==> flow/design.v <==
`timescale 1ns / 1ps
module cpu_hazard(input wire clk,
           input wire rst,
           input wire enable,
           input wire start,
           output wire d_we,
           output wire [7:0] i_addr,
           output wire [7:0] d_addr,
           input  wire [15:0] i_datain,
           input  wire [15:0] d_datain,
           output wire [15:0] d_dataout,
           output wire busy
    );
    reg [7:0] pc;
    assign i_addr = pc;
    function automatic wr_reg(input [4:0] op);
      wr_reg = (op == 5'b00010) || (op == 5'b01000) || (op == 5'b10001) || (op == 5'b01010) || (op == 5'b10010)
            || (op == 5'b10000) || (op == 5'b01001) || (op == 5'b01011) || (op == 5'b01101) || (op == 5'b01110)
            || (op == 5'b01111)  || (op == 5'b00100)  || (op == 5'b00101)  || (op == 5'b00110) || (op == 5'b00111);
    endfunction
    function automatic rd_r1(input [4:0] op);
      rd_r1 = (op == 5'b00011) || (op == 5'b00010) || (op == 5'b01000) || (op == 5'b10001) || (op == 5'b01010)
           || (op == 5'b10010) || (op == 5'b01100) || (op == 5'b01101) || (op == 5'b01110) || (op == 5'b01111)
           || (op == 5'b00100) || (op == 5'b00110) || (op == 5'b00101) || (op == 5'b00111);
    endfunction
    function automatic rd_r2(input [4:0] op);
      rd_r2 = (op == 5'b01000) || (op == 5'b10001) || (op == 5'b01010) || (op == 5'b10010) || (op == 5'b01100)
           || (op == 5'b01101) || (op == 5'b01110) || (op == 5'b01111);
    endfunction
    function automatic rd_r0(input [4:0] op);
      rd_r0 = (op == 5'b10000) || (op == 5'b01011) || (op == 5'b01001) || (op == 5'b11001) || (op == 5'b11010)
           || (op == 5'b11011) || (op == 5'b11100) || (op == 5'b11101) || (op == 5'b11110) || (op == 5'b11111)
           || (op == 5'b00011);
    endfunction
    function automatic set_flags(input [4:0] op);
      set_flags = (op == 5'b01100) || (op == 5'b01000) || (op == 5'b01001) || (op == 5'b10001) || (op == 5'b01010)
               || (op == 5'b01011) || (op == 5'b10010) || (op == 5'b10000);
    endfunction
    reg state;
    reg next_state;
    reg [15:0] wb_ir;
    reg [15:0] id_ir;
    reg [15:0] ex_ir;
    reg [15:0] mem_ir;
    reg [15:0] reg_A;
    reg [15:0] reg_B;
    reg [15:0] smdr;
    reg [15:0] smdr1;
    reg [15:0] reg_C;
    reg [15:0] reg_C1;
    reg [15:0] gr [0:7];
    reg [15:0] ALUo;
    reg alu_cf;
    reg cf, nf, zf;
    reg dw;
    assign busy = state;
    always @(posedge clk or negedge rst)
    begin
      if (!rst) state <= 1'b0;
      else state <= next_state;
    end
    always @(*)
    begin
      case (state)
        1'b0: if (enable == 1 && start == 1) next_state = 1'b1;
               else next_state = 1'b0;
        default: if (enable == 0 || wb_ir[15:11] == 5'b00001) next_state = 1'b0;
               else next_state = 1'b1;
      endcase
    end
    wire branch_taken = ((ex_ir[15:11] == 5'b11010) && (zf == 1)) || ((ex_ir[15:11] == 5'b11100) && (nf == 1))
                     || ((ex_ir[15:11] == 5'b11011) && (zf == 0)) || ((ex_ir[15:11] == 5'b11101) && (nf == 0))
                     || ((ex_ir[15:11] == 5'b11110) && (cf == 1)) || ((ex_ir[15:11] == 5'b11111) && (cf == 0))
                     || (ex_ir[15:11] == 5'b11001);
    wire [4:0] if_op = i_datain[15:11];
    wire load_use = (id_ir[15:11] == 5'b00010) &&
                    ((rd_r1(if_op) && id_ir[10:8] == i_datain[6:4]) ||
                     (rd_r2(if_op) && id_ir[10:8] == i_datain[2:0]) ||
                     (rd_r0(if_op) && id_ir[10:8] == i_datain[10:8]));
    always @(posedge clk or negedge rst)
    begin
      if (!rst)
      begin
        id_ir <= 16'b0;
        pc <= 8'b0;
      end
      else if (state == 1'b1)
      begin
        if (branch_taken)
        begin
          pc <= ALUo[7:0];
          id_ir <= 16'b0;
        end
        else if (id_ir[15:11] == 5'b11000)
        begin
          pc <= id_ir[7:0];
          id_ir <= 16'b0;
        end
        else if (load_use)
        begin
          pc <= pc;
          id_ir <= 16'b0;
        end
        else
        begin
          pc <= pc + 1;
          id_ir <= i_datain;
        end
      end
    end
    function automatic [15:0] fwd(input [2:0] r);
      if (wr_reg(ex_ir[15:11]) && ex_ir[15:11] != 5'b00010 && ex_ir[10:8] == r)
        fwd = ALUo;
      else if (wr_reg(mem_ir[15:11]) && mem_ir[10:8] == r)
        fwd = (mem_ir[15:11] == 5'b00010) ? d_datain : reg_C;
      else if (wr_reg(wb_ir[15:11]) && wb_ir[10:8] == r)
        fwd = reg_C1;
      else
        fwd = gr[r];
    endfunction
    wire [4:0] id_op = id_ir[15:11];
    always @(posedge clk or negedge rst)
    begin
      if (!rst)
      begin
        ex_ir <= 0;
        reg_A <= 0;
        reg_B <= 0;
        smdr <= 0;
      end
      else if (state == 1'b1)
      begin
        if (branch_taken)
        begin
          ex_ir <= 16'b0;
          reg_A <= 16'b0;
          reg_B <= 16'b0;
        end
        else
        begin
          ex_ir <= id_ir;
          if (rd_r0(id_op) && id_op != 5'b00011)
            reg_A <= fwd(id_ir[10:8]);
          else if (rd_r1(id_op))
            reg_A <= fwd(id_ir[6:4]);
          if (id_op == 5'b00010 || id_op == 5'b00011 || id_op == 5'b00100 || id_op == 5'b00110
              || id_op == 5'b00101 || id_op == 5'b00111)
            reg_B <= {12'b0, id_ir[3:0]};
          else if (id_op == 5'b10000)
            reg_B <= {id_ir[7:0], 8'b0};
          else if (rd_r0(id_op))
            reg_B <= {8'b0, id_ir[7:0]};
          else if (rd_r2(id_op))
            reg_B <= fwd(id_ir[2:0]);
        end
        if (id_op == 5'b00011)
          smdr <= fwd(id_ir[10:8]);
      end
    end
    always @(*)
    begin
      alu_cf = cf;
      ALUo = reg_A + reg_B;
      case (ex_ir[15:11])
        5'b01000, 5'b01001, 5'b10000: {alu_cf, ALUo} = {1'b0, reg_A} + {1'b0, reg_B};
        5'b10001:              {alu_cf, ALUo} = {1'b0, reg_A} + {1'b0, reg_B} + {16'b0, cf};
        5'b01010, 5'b01011, 5'b01100:  {alu_cf, ALUo} = {1'b0, reg_A} - {1'b0, reg_B};
        5'b10010:              {alu_cf, ALUo} = {1'b0, reg_A} - {1'b0, reg_B} - {16'b0, cf};
        5'b01101:               ALUo = reg_A & reg_B;
        5'b01110:                ALUo = reg_A | reg_B;
        5'b01111:               ALUo = reg_A ^ reg_B;
        5'b00100, 5'b00101:         ALUo = reg_A << reg_B[3:0];
        5'b00110:               ALUo = reg_A >> reg_B[3:0];
        5'b00111:               ALUo = $signed(reg_A) >>> reg_B[3:0];
        default:            ALUo = reg_A + reg_B;
      endcase
    end
    always @(posedge clk or negedge rst)
    begin
      if (!rst)
      begin
        mem_ir <= 0;
        reg_C <= 0;
        zf <= 0;
        nf <= 0;
        cf <= 0;
        dw <= 0;
        smdr1 <= 0;
      end
      else if (state == 1'b1)
      begin
        mem_ir <= ex_ir;
        reg_C <= ALUo;
        smdr1 <= smdr;
        if (set_flags(ex_ir[15:11]))
        begin
          zf <= (ALUo == 0);
          nf <= ALUo[15];
          cf <= alu_cf;
        end
        dw <= (ex_ir[15:11] == 5'b00011);
      end
    end
    assign d_addr = reg_C[7:0];
    assign d_dataout = smdr1;
    assign d_we = dw;
    always @(posedge clk or negedge rst)
    begin
      if (!rst)
      begin
        wb_ir <= 0;
        reg_C1 <= 0;
      end
      else if (state == 1'b1)
      begin
        wb_ir <= mem_ir;
        if (mem_ir[15:11] == 5'b00010)
          reg_C1 <= d_datain;
        else
          reg_C1 <= reg_C;
      end
    end
    integer k;
    always @(posedge clk or negedge rst)
    begin
      if (!rst)
      begin
        for (k = 0; k < 8; k = k + 1) gr[k] <= 16'b0;
      end
      else if (state == 1'b1)
      begin
        if (wr_reg(wb_ir[15:11]))
          gr[wb_ir[10:8]] <= reg_C1;
      end
    end
endmodule
# ---- Tool chain data of cpu_hazard
# Tool output for the design above before and after an edit, in the order of the flow.
# Lines under "before" count in the file above, lines under "after" in the edited file.
# "delta": "after" minus "before" as printed here. "change_rel_pct": 100 x difference / "before".
# Operators: Yosys type, input widths -> output width; for muxes data width and select width s.
# Cell names lack the library's common part.
# Not given: -
dict set report setup {
  top {cpu_hazard}
  clock {clk}
  library {sky130hd}
  lib_corner {tt_025C_1v80}
}

# ---- Diff
# Unified diff, file above to edited file.
# The edit is scripted: it alters the design's behaviour and was not made to optimise anything.
# begin of diff
@@ -204,5 +204,7 @@
     assign d_addr = reg_C[7:0];
     assign d_dataout = smdr1;
-    assign d_we = dw;
+    reg d_we_reg;
+    always @(posedge clk) d_we_reg <= dw;
+    assign d_we = d_we_reg;
     always @(posedge clk or negedge rst)
     begin
# end of diff

# ---- Elaborated design
# Counts by Yosys on the flattened word-level netlist (proc, flatten, opt, wreduce). Print and check cells are left out.
# item before after delta change_rel_pct
set classes {}
lappend classes {logic 7 7 0 0.00}
lappend classes {n_addsub 6 6 0 0.00}
lappend classes {n_mux 33 33 0 0.00}
lappend classes {n_reduce_logical 169 169 0 0.00}
lappend classes {equal 147 147 0 0.00}
lappend classes {shifts 3 3 0 0.00}
# op before after delta change_rel_pct
set op_table {}
lappend op_table {{$logic_or 1x1->1} 122 122 0 0.00}
lappend op_table {{$eq 5x4->1 const B} 38 38 0 0.00}
lappend op_table {{$eq 5x5->1 const B} 37 37 0 0.00}
lappend op_table {{$logic_and 1x1->1} 22 22 0 0.00}
lappend op_table {{$mux 16} 22 22 0 0.00}
lappend op_table {{$eq 5x3->1 const B} 20 20 0 0.00}
lappend op_table {{$eq 3x3->1 const B} 16 16 0 0.00}
lappend op_table {{$eq 3x3->1} 12 12 0 0.00}
lappend op_table {{$reduce_and 3->1} 9 9 0 0.00}
lappend op_table {{$eq 3x2->1 const B} 8 8 0 0.00}
lappend op_table {{$eq 5x2->1 const B} 8 8 0 0.00}
lappend op_table {{$reduce_and 2->1} 5 5 0 0.00}
lappend op_table {{$eq 3x1->1 const B} 4 4 0 0.00}
lappend op_table {{$logic_not 3->1} 4 4 0 0.00}
lappend op_table {{$not 1->1} 4 4 0 0.00}
lappend op_table {{$mux 1} 3 3 0 0.00}
lappend op_table {{$mux 8} 3 3 0 0.00}
lappend op_table {{$pmux 16 s8} 3 3 0 0.00}
lappend op_table {{$ne 5x2->1 const B} 2 2 0 0.00}
lappend op_table {{$reduce_or 3->1} 2 2 0 0.00}
lappend op_table {{$add 16x16->16} 1 1 0 0.00}
lappend op_table {{$add 16x16->17} 1 1 0 0.00}
lappend op_table {{$add 17x1->17} 1 1 0 0.00}
lappend op_table {{$add 8x1->8 const B} 1 1 0 0.00}
lappend op_table {{$and 16x16->16} 1 1 0 0.00}
lappend op_table {{$eq 5x1->1 const B} 1 1 0 0.00}
lappend op_table {{$logic_not 16->1} 1 1 0 0.00}
lappend op_table {{$ne 3x2->1 const B} 1 1 0 0.00}
# The list need not be complete.
# item before after delta change_rel_pct
set bits {}
lappend bits {output_inout_bits 34 34 0 0.00}
lappend bits {register_bits 301 302 1 0.33}
lappend bits {in_bits 36 36 0 0.00}

# ---- Longest topological paths
# Longest topological path by Yosys (ltp), each cell counted once; first at word level (registers and memories cut), then after technology mapping (sequential cells cut; the memories' decode and read muxes count).
# item before after delta change_rel_pct
set depth {}
lappend depth {depth_word 24 24 0 0.00}
lappend depth {ABC_AREA 0 0 - -}
lappend depth {mapped_depth 16 16 0 0.00}
lappend depth {depth_no_buf 15 15 0 0.00}

# ---- Mapped cells and area
# Yosys stat after the flow's synthesis: flattened, memories mapped to cells. It holds for the ABC_AREA given above (unset counts as 0); a run with the other value may have another netlist.
# cell before after delta change_rel_pct
set types {}
lappend types {a21oi_1 177 210 33 18.64}
lappend types {o21ai_0 200 171 -29 -14.50}
lappend types {nand2_1 186 214 28 15.05}
lappend types {mux2_2 189 163 -26 -13.76}
lappend types {clkbuf_1 139 164 25 17.99}
lappend types {a22o_1 15 40 25 166.67}
lappend types {a211oi_1 19 34 15 78.95}
lappend types {xnor2_1 39 53 14 35.90}
lappend types {nor3_1 42 55 13 30.95}
lappend types {nor2b_1 39 27 -12 -30.77}
lappend types {o22ai_1 36 25 -11 -30.56}
lappend types {nand3_1 66 56 -10 -15.15}
lappend types {mux2i_1 127 118 -9 -7.09}
lappend types {a22oi_1 39 30 -9 -23.08}
lappend types {buf_2 25 16 -9 -36.00}
lappend types {nor4_1 10 19 9 90.00}
lappend types {a211o_1 7 16 9 128.57}
lappend types {nor2_1 223 231 8 3.59}
# The list need not be complete.
# item before after delta change_rel_pct
set mapped {}
lappend mapped {n_buf 204 220 16 7.84}
lappend mapped {synth_area_um2 22171.3 21833.4 -337.9 -1.52}
lappend mapped {mapped_cells 2500 2521 21 0.84}
lappend mapped {flip_flops 277 278 1 0.36}

# ---- Timing after synthesis
# Source: OpenSTA report_checks on the synthesized netlist (no wires, ideal clock, input and output delay 20% of the period each), path of least setup slack; recovery checks are left aside. Register names are those of the netlist, which keeps one name where synthesis merged equal registers.
# item before after delta change_rel_pct
set synth_path {}
lappend synth_path {kind reg2reg reg2reg - -}
lappend synth_path {startpoint {reg reg_B[2]} {reg reg_B[3]} - -}
lappend synth_path {endpoint {reg reg_A[12]} {reg zf} - -}
lappend synth_path {arrival_time_ns 3.982 3.885 -0.097 -2.44}
lappend synth_path {required_ns 5.878 5.908 0.030 0.51}
lappend synth_path {setup_slack_ns 1.896 2.023 0.127 -}
lappend synth_path {delay_ns 4.104 3.977 -0.127 -3.09}
lappend synth_path {tclk_ns 6.0 6.0 0.0 0.00}
lappend synth_path {stages 16 16 0 0.00}
lappend synth_path {period_less_setup_slack_ns 4.104 3.977 -0.127 -3.09}
# "delay_ns" = arrival - input delay + setup time.
# "stages" counts driving pins, that of a launching flip-flop among them; a cell with two outputs on the path counts twice.
# "period_less_setup_slack_ns" is the clock period less the worst setup slack; recovery checks do not enter. This is arithmetic on one report: input and output delays are still those of the set period (20% each).
# Between the ends stands the longest chain of elaborated cells between them, by number of cells; it is not shown to be the way that was timed. Of several equally long chains one is given.
# Each line given opens the expression or statement behind the cell; cells for indexed reads and writes are added by Yosys, which also makes memories of some case tables.
# A register here has more assigning lines than the two given.
dict set report synth_via_before {
  cell_sequence {dfrtp_1 inv_1 clkbuf_1 clkbuf_1 ha_1 buf_6 a211oi_2 nor2_1 or4_1 nor4b_2 nand4_1 nor2_1 xor2_1 a211oi_1 nand2_1 a32o_1}
  elab_chain_len 7
  cone_cells 14
}
# item line_no
set synth_rtl_before {}
lappend synth_rtl_before {{start, declared} 46} ;# reg [15:0] reg_B;
lappend synth_rtl_before {{start, assigned} 148} ;# reg_B <= {12'b0, id_ir[3:0]};
lappend synth_rtl_before {{start, assigned} 150} ;# reg_B <= {id_ir[7:0], 8'b0};
lappend synth_rtl_before {{$sub 16x16->17} 168} ;# 5'b10010:              {alu_cf, ALUo} = {1'b0, reg_A} - {1'b0, reg_B} - {16'b0, cf};
lappend synth_rtl_before {{$sub 17x1->17} 168}
lappend synth_rtl_before {{$pmux 16 s10} 164} ;# case (ex_ir[15:11])
lappend synth_rtl_before {{$mux 16} 112} ;# if (wr_reg(ex_ir[15:11]) && ex_ir[15:11] != 5'b00010 && ex_ir[10:8] == r)
lappend synth_rtl_before {{$mux 16} 144} ;# else if (rd_r1(id_op))
lappend synth_rtl_before {{$mux 16} 142} ;# if (rd_r0(id_op) && id_op != 5'b00011)
lappend synth_rtl_before {{$mux 16} 133} ;# if (branch_taken)
lappend synth_rtl_before {{end, assigned} 143} ;# reg_A <= fwd(id_ir[10:8]);
lappend synth_rtl_before {{end, assigned} 145} ;# reg_A <= fwd(id_ir[6:4]);
lappend synth_rtl_before {{end, declared} 45} ;# reg [15:0] reg_A;
dict set report synth_via_after {
  cell_sequence {dfrtp_1 clkbuf_1 inv_1 clkbuf_1 ha_1 buf_4 o21ai_0 nor2_1 nor4_1 nand3_1 or3_1 xnor2_1 a221oi_2 nand4_1 or4b_1 o31ai_2}
  elab_chain_len 4
  cone_cells 13
}
# item line_no
set synth_rtl_after {}
lappend synth_rtl_after {{start, declared} 46} ;# reg [15:0] reg_B;
lappend synth_rtl_after {{start, assigned} 148} ;# reg_B <= {12'b0, id_ir[3:0]};
lappend synth_rtl_after {{start, assigned} 150} ;# reg_B <= {id_ir[7:0], 8'b0};
lappend synth_rtl_after {{$sub 16x16->17} 168} ;# 5'b10010:              {alu_cf, ALUo} = {1'b0, reg_A} - {1'b0, reg_B} - {16'b0, cf};
lappend synth_rtl_after {{$sub 17x1->17} 168}
lappend synth_rtl_after {{$pmux 16 s10} 164} ;# case (ex_ir[15:11])
lappend synth_rtl_after {{$logic_not 16->1} 197} ;# zf <= (ALUo == 0);
lappend synth_rtl_after {{end, assigned} 184} ;# zf <= 0;
lappend synth_rtl_after {{end, assigned} 197}
lappend synth_rtl_after {{end, declared} 54} ;# reg cf, nf, zf;

# ---- Worst path after layout
# Path of least setup slack in the final report of each run of pair A (OpenROAD, finished layout, wires in). Where an end is a register, its clock arrival counts in the times.
# item before after delta change_rel_pct
set layout_path {}
lappend layout_path {kind reg2reg reg2reg - -}
lappend layout_path {startpoint {reg reg_A[4]} {reg reg_B[0]} - -}
lappend layout_path {endpoint {reg zf} {reg zf} - -}
lappend layout_path {stages 12 13 1 8.33}
lappend layout_path {required_ns 6.46 6.49 0.03 0.46}
lappend layout_path {arrival_time_ns 5.31 5.32 0.01 0.19}
lappend layout_path {tclk_ns 6.0 6.0 0.0 0.00}
lappend layout_path {setup_slack_ns 1.15 1.17 0.02 -}
# Between the ends stands the longest chain of elaborated cells between them, by number of cells; it is not shown to be the way that was timed. Of several equally long chains one is given.
# A register here has more assigning lines than the two given.
dict set report layout_via_before {
  cell_sequence {dfrtp_1 inv_1 ha_1 a21oi_1 o22ai_1 and4_1 nor4b_4 nand4_4 xnor2_1 a221oi_1 or4b_1 o21ai_1}
  elab_chain_len 4
  cone_cells 13
}
# item line_no
set layout_rtl_before {}
lappend layout_rtl_before {{start, declared} 45} ;# reg [15:0] reg_A;
lappend layout_rtl_before {{start, assigned} 143} ;# reg_A <= fwd(id_ir[10:8]);
lappend layout_rtl_before {{start, assigned} 145} ;# reg_A <= fwd(id_ir[6:4]);
lappend layout_rtl_before {{$sub 16x16->17} 168} ;# 5'b10010:              {alu_cf, ALUo} = {1'b0, reg_A} - {1'b0, reg_B} - {16'b0, cf};
lappend layout_rtl_before {{$sub 17x1->17} 168}
lappend layout_rtl_before {{$pmux 16 s10} 164} ;# case (ex_ir[15:11])
lappend layout_rtl_before {{$logic_not 16->1} 197} ;# zf <= (ALUo == 0);
lappend layout_rtl_before {{end, assigned} 184} ;# zf <= 0;
lappend layout_rtl_before {{end, assigned} 197}
lappend layout_rtl_before {{end, declared} 54} ;# reg cf, nf, zf;
dict set report layout_via_after {
  cell_sequence {dfrtp_1 ha_1 fa_1 a21oi_1 o2111ai_1 xor2_1 nand3_1 or3_1 xnor2_1 a221oi_2 nand4_1 or4b_1 o31ai_2}
  elab_chain_len 4
  cone_cells 13
}
# item line_no
set layout_rtl_after {}
lappend layout_rtl_after {{start, declared} 46} ;# reg [15:0] reg_B;
lappend layout_rtl_after {{start, assigned} 148} ;# reg_B <= {12'b0, id_ir[3:0]};
lappend layout_rtl_after {{start, assigned} 150} ;# reg_B <= {id_ir[7:0], 8'b0};
lappend layout_rtl_after {{$sub 16x16->17} 168} ;# 5'b10010:              {alu_cf, ALUo} = {1'b0, reg_A} - {1'b0, reg_B} - {16'b0, cf};
lappend layout_rtl_after {{$sub 17x1->17} 168}
lappend layout_rtl_after {{$pmux 16 s10} 164} ;# case (ex_ir[15:11])
lappend layout_rtl_after {{$logic_not 16->1} 197} ;# zf <= (ALUo == 0);
lappend layout_rtl_after {{end, assigned} 184} ;# zf <= 0;
lappend layout_rtl_after {{end, assigned} 197}
lappend layout_rtl_after {{end, declared} 54} ;# reg cf, nf, zf;

# ---- Flow runs
# Runs of the flow (Yosys, OpenROAD) on both versions; the two runs of a pair have the same settings. The constraints put input and output delay at 20% of the set period each and load the outputs with 0.01 pF.
dict set report settings_pair_A {
  CORE_UTILIZATION 40
  period_ns 6.0
  CAP_MARGIN 20
  CORE_MARGIN 2
  SLEW_MARGIN 20
}
# item before after delta change_rel_pct
set results_pair_A {}
lappend results_pair_A {synthesis_area_um2 22171.3 21833.4 -337.9 -1.52}
lappend results_pair_A {setupTns_ns 0.000 0.000 0.000 -}
lappend results_pair_A {die_um2 57326.7 56468.0 -858.7 -1.50}
lappend results_pair_A {hold_ws_ns 0.507 0.376 -0.131 -}
lappend results_pair_A {fin_ws_ns 1.149 1.167 0.018 -}
lappend results_pair_A {final_cell_area_um2 24787.5 24121.9 -665.6 -2.69}
lappend results_pair_A {final_power_mw 17.240 16.148 -1.092 -6.33}
dict set report settings_pair_B {
  ABC_AREA 1
  CELL_PAD_IN_SITES_DETAIL_PLACEMENT 2
  CORE_UTILIZATION 20
  CTS_CLUSTER_SIZE 13
  GPL_ROUTABILITY_DRIVEN 0
  GPL_TIMING_DRIVEN 1
  PLACE_DENSITY_LB_ADDON 0.21
  SETUP_SLACK_MARGIN 0.02
  period_ns 4.48
  CAP_MARGIN 20
  CORE_MARGIN 2
  SLEW_MARGIN 20
}
# item before after delta change_rel_pct
set results_pair_B {}
lappend results_pair_B {synthesis_area_um2 21370.5 21006.4 -364.1 -1.70}
lappend results_pair_B {setupTns_ns 0.000 0.000 0.000 -}
lappend results_pair_B {die_um2 109482.0 107640.0 -1842.0 -1.68}
lappend results_pair_B {fin_ws_ns 0.459 0.520 0.061 -}
lappend results_pair_B {final_cell_area_um2 25046.5 24750.0 -296.5 -1.18}
lappend results_pair_B {final_power_mw 19.832 20.245 0.413 2.08}
# "final_power_mw" is the tool's figure for a default switching activity; nothing was simulated.
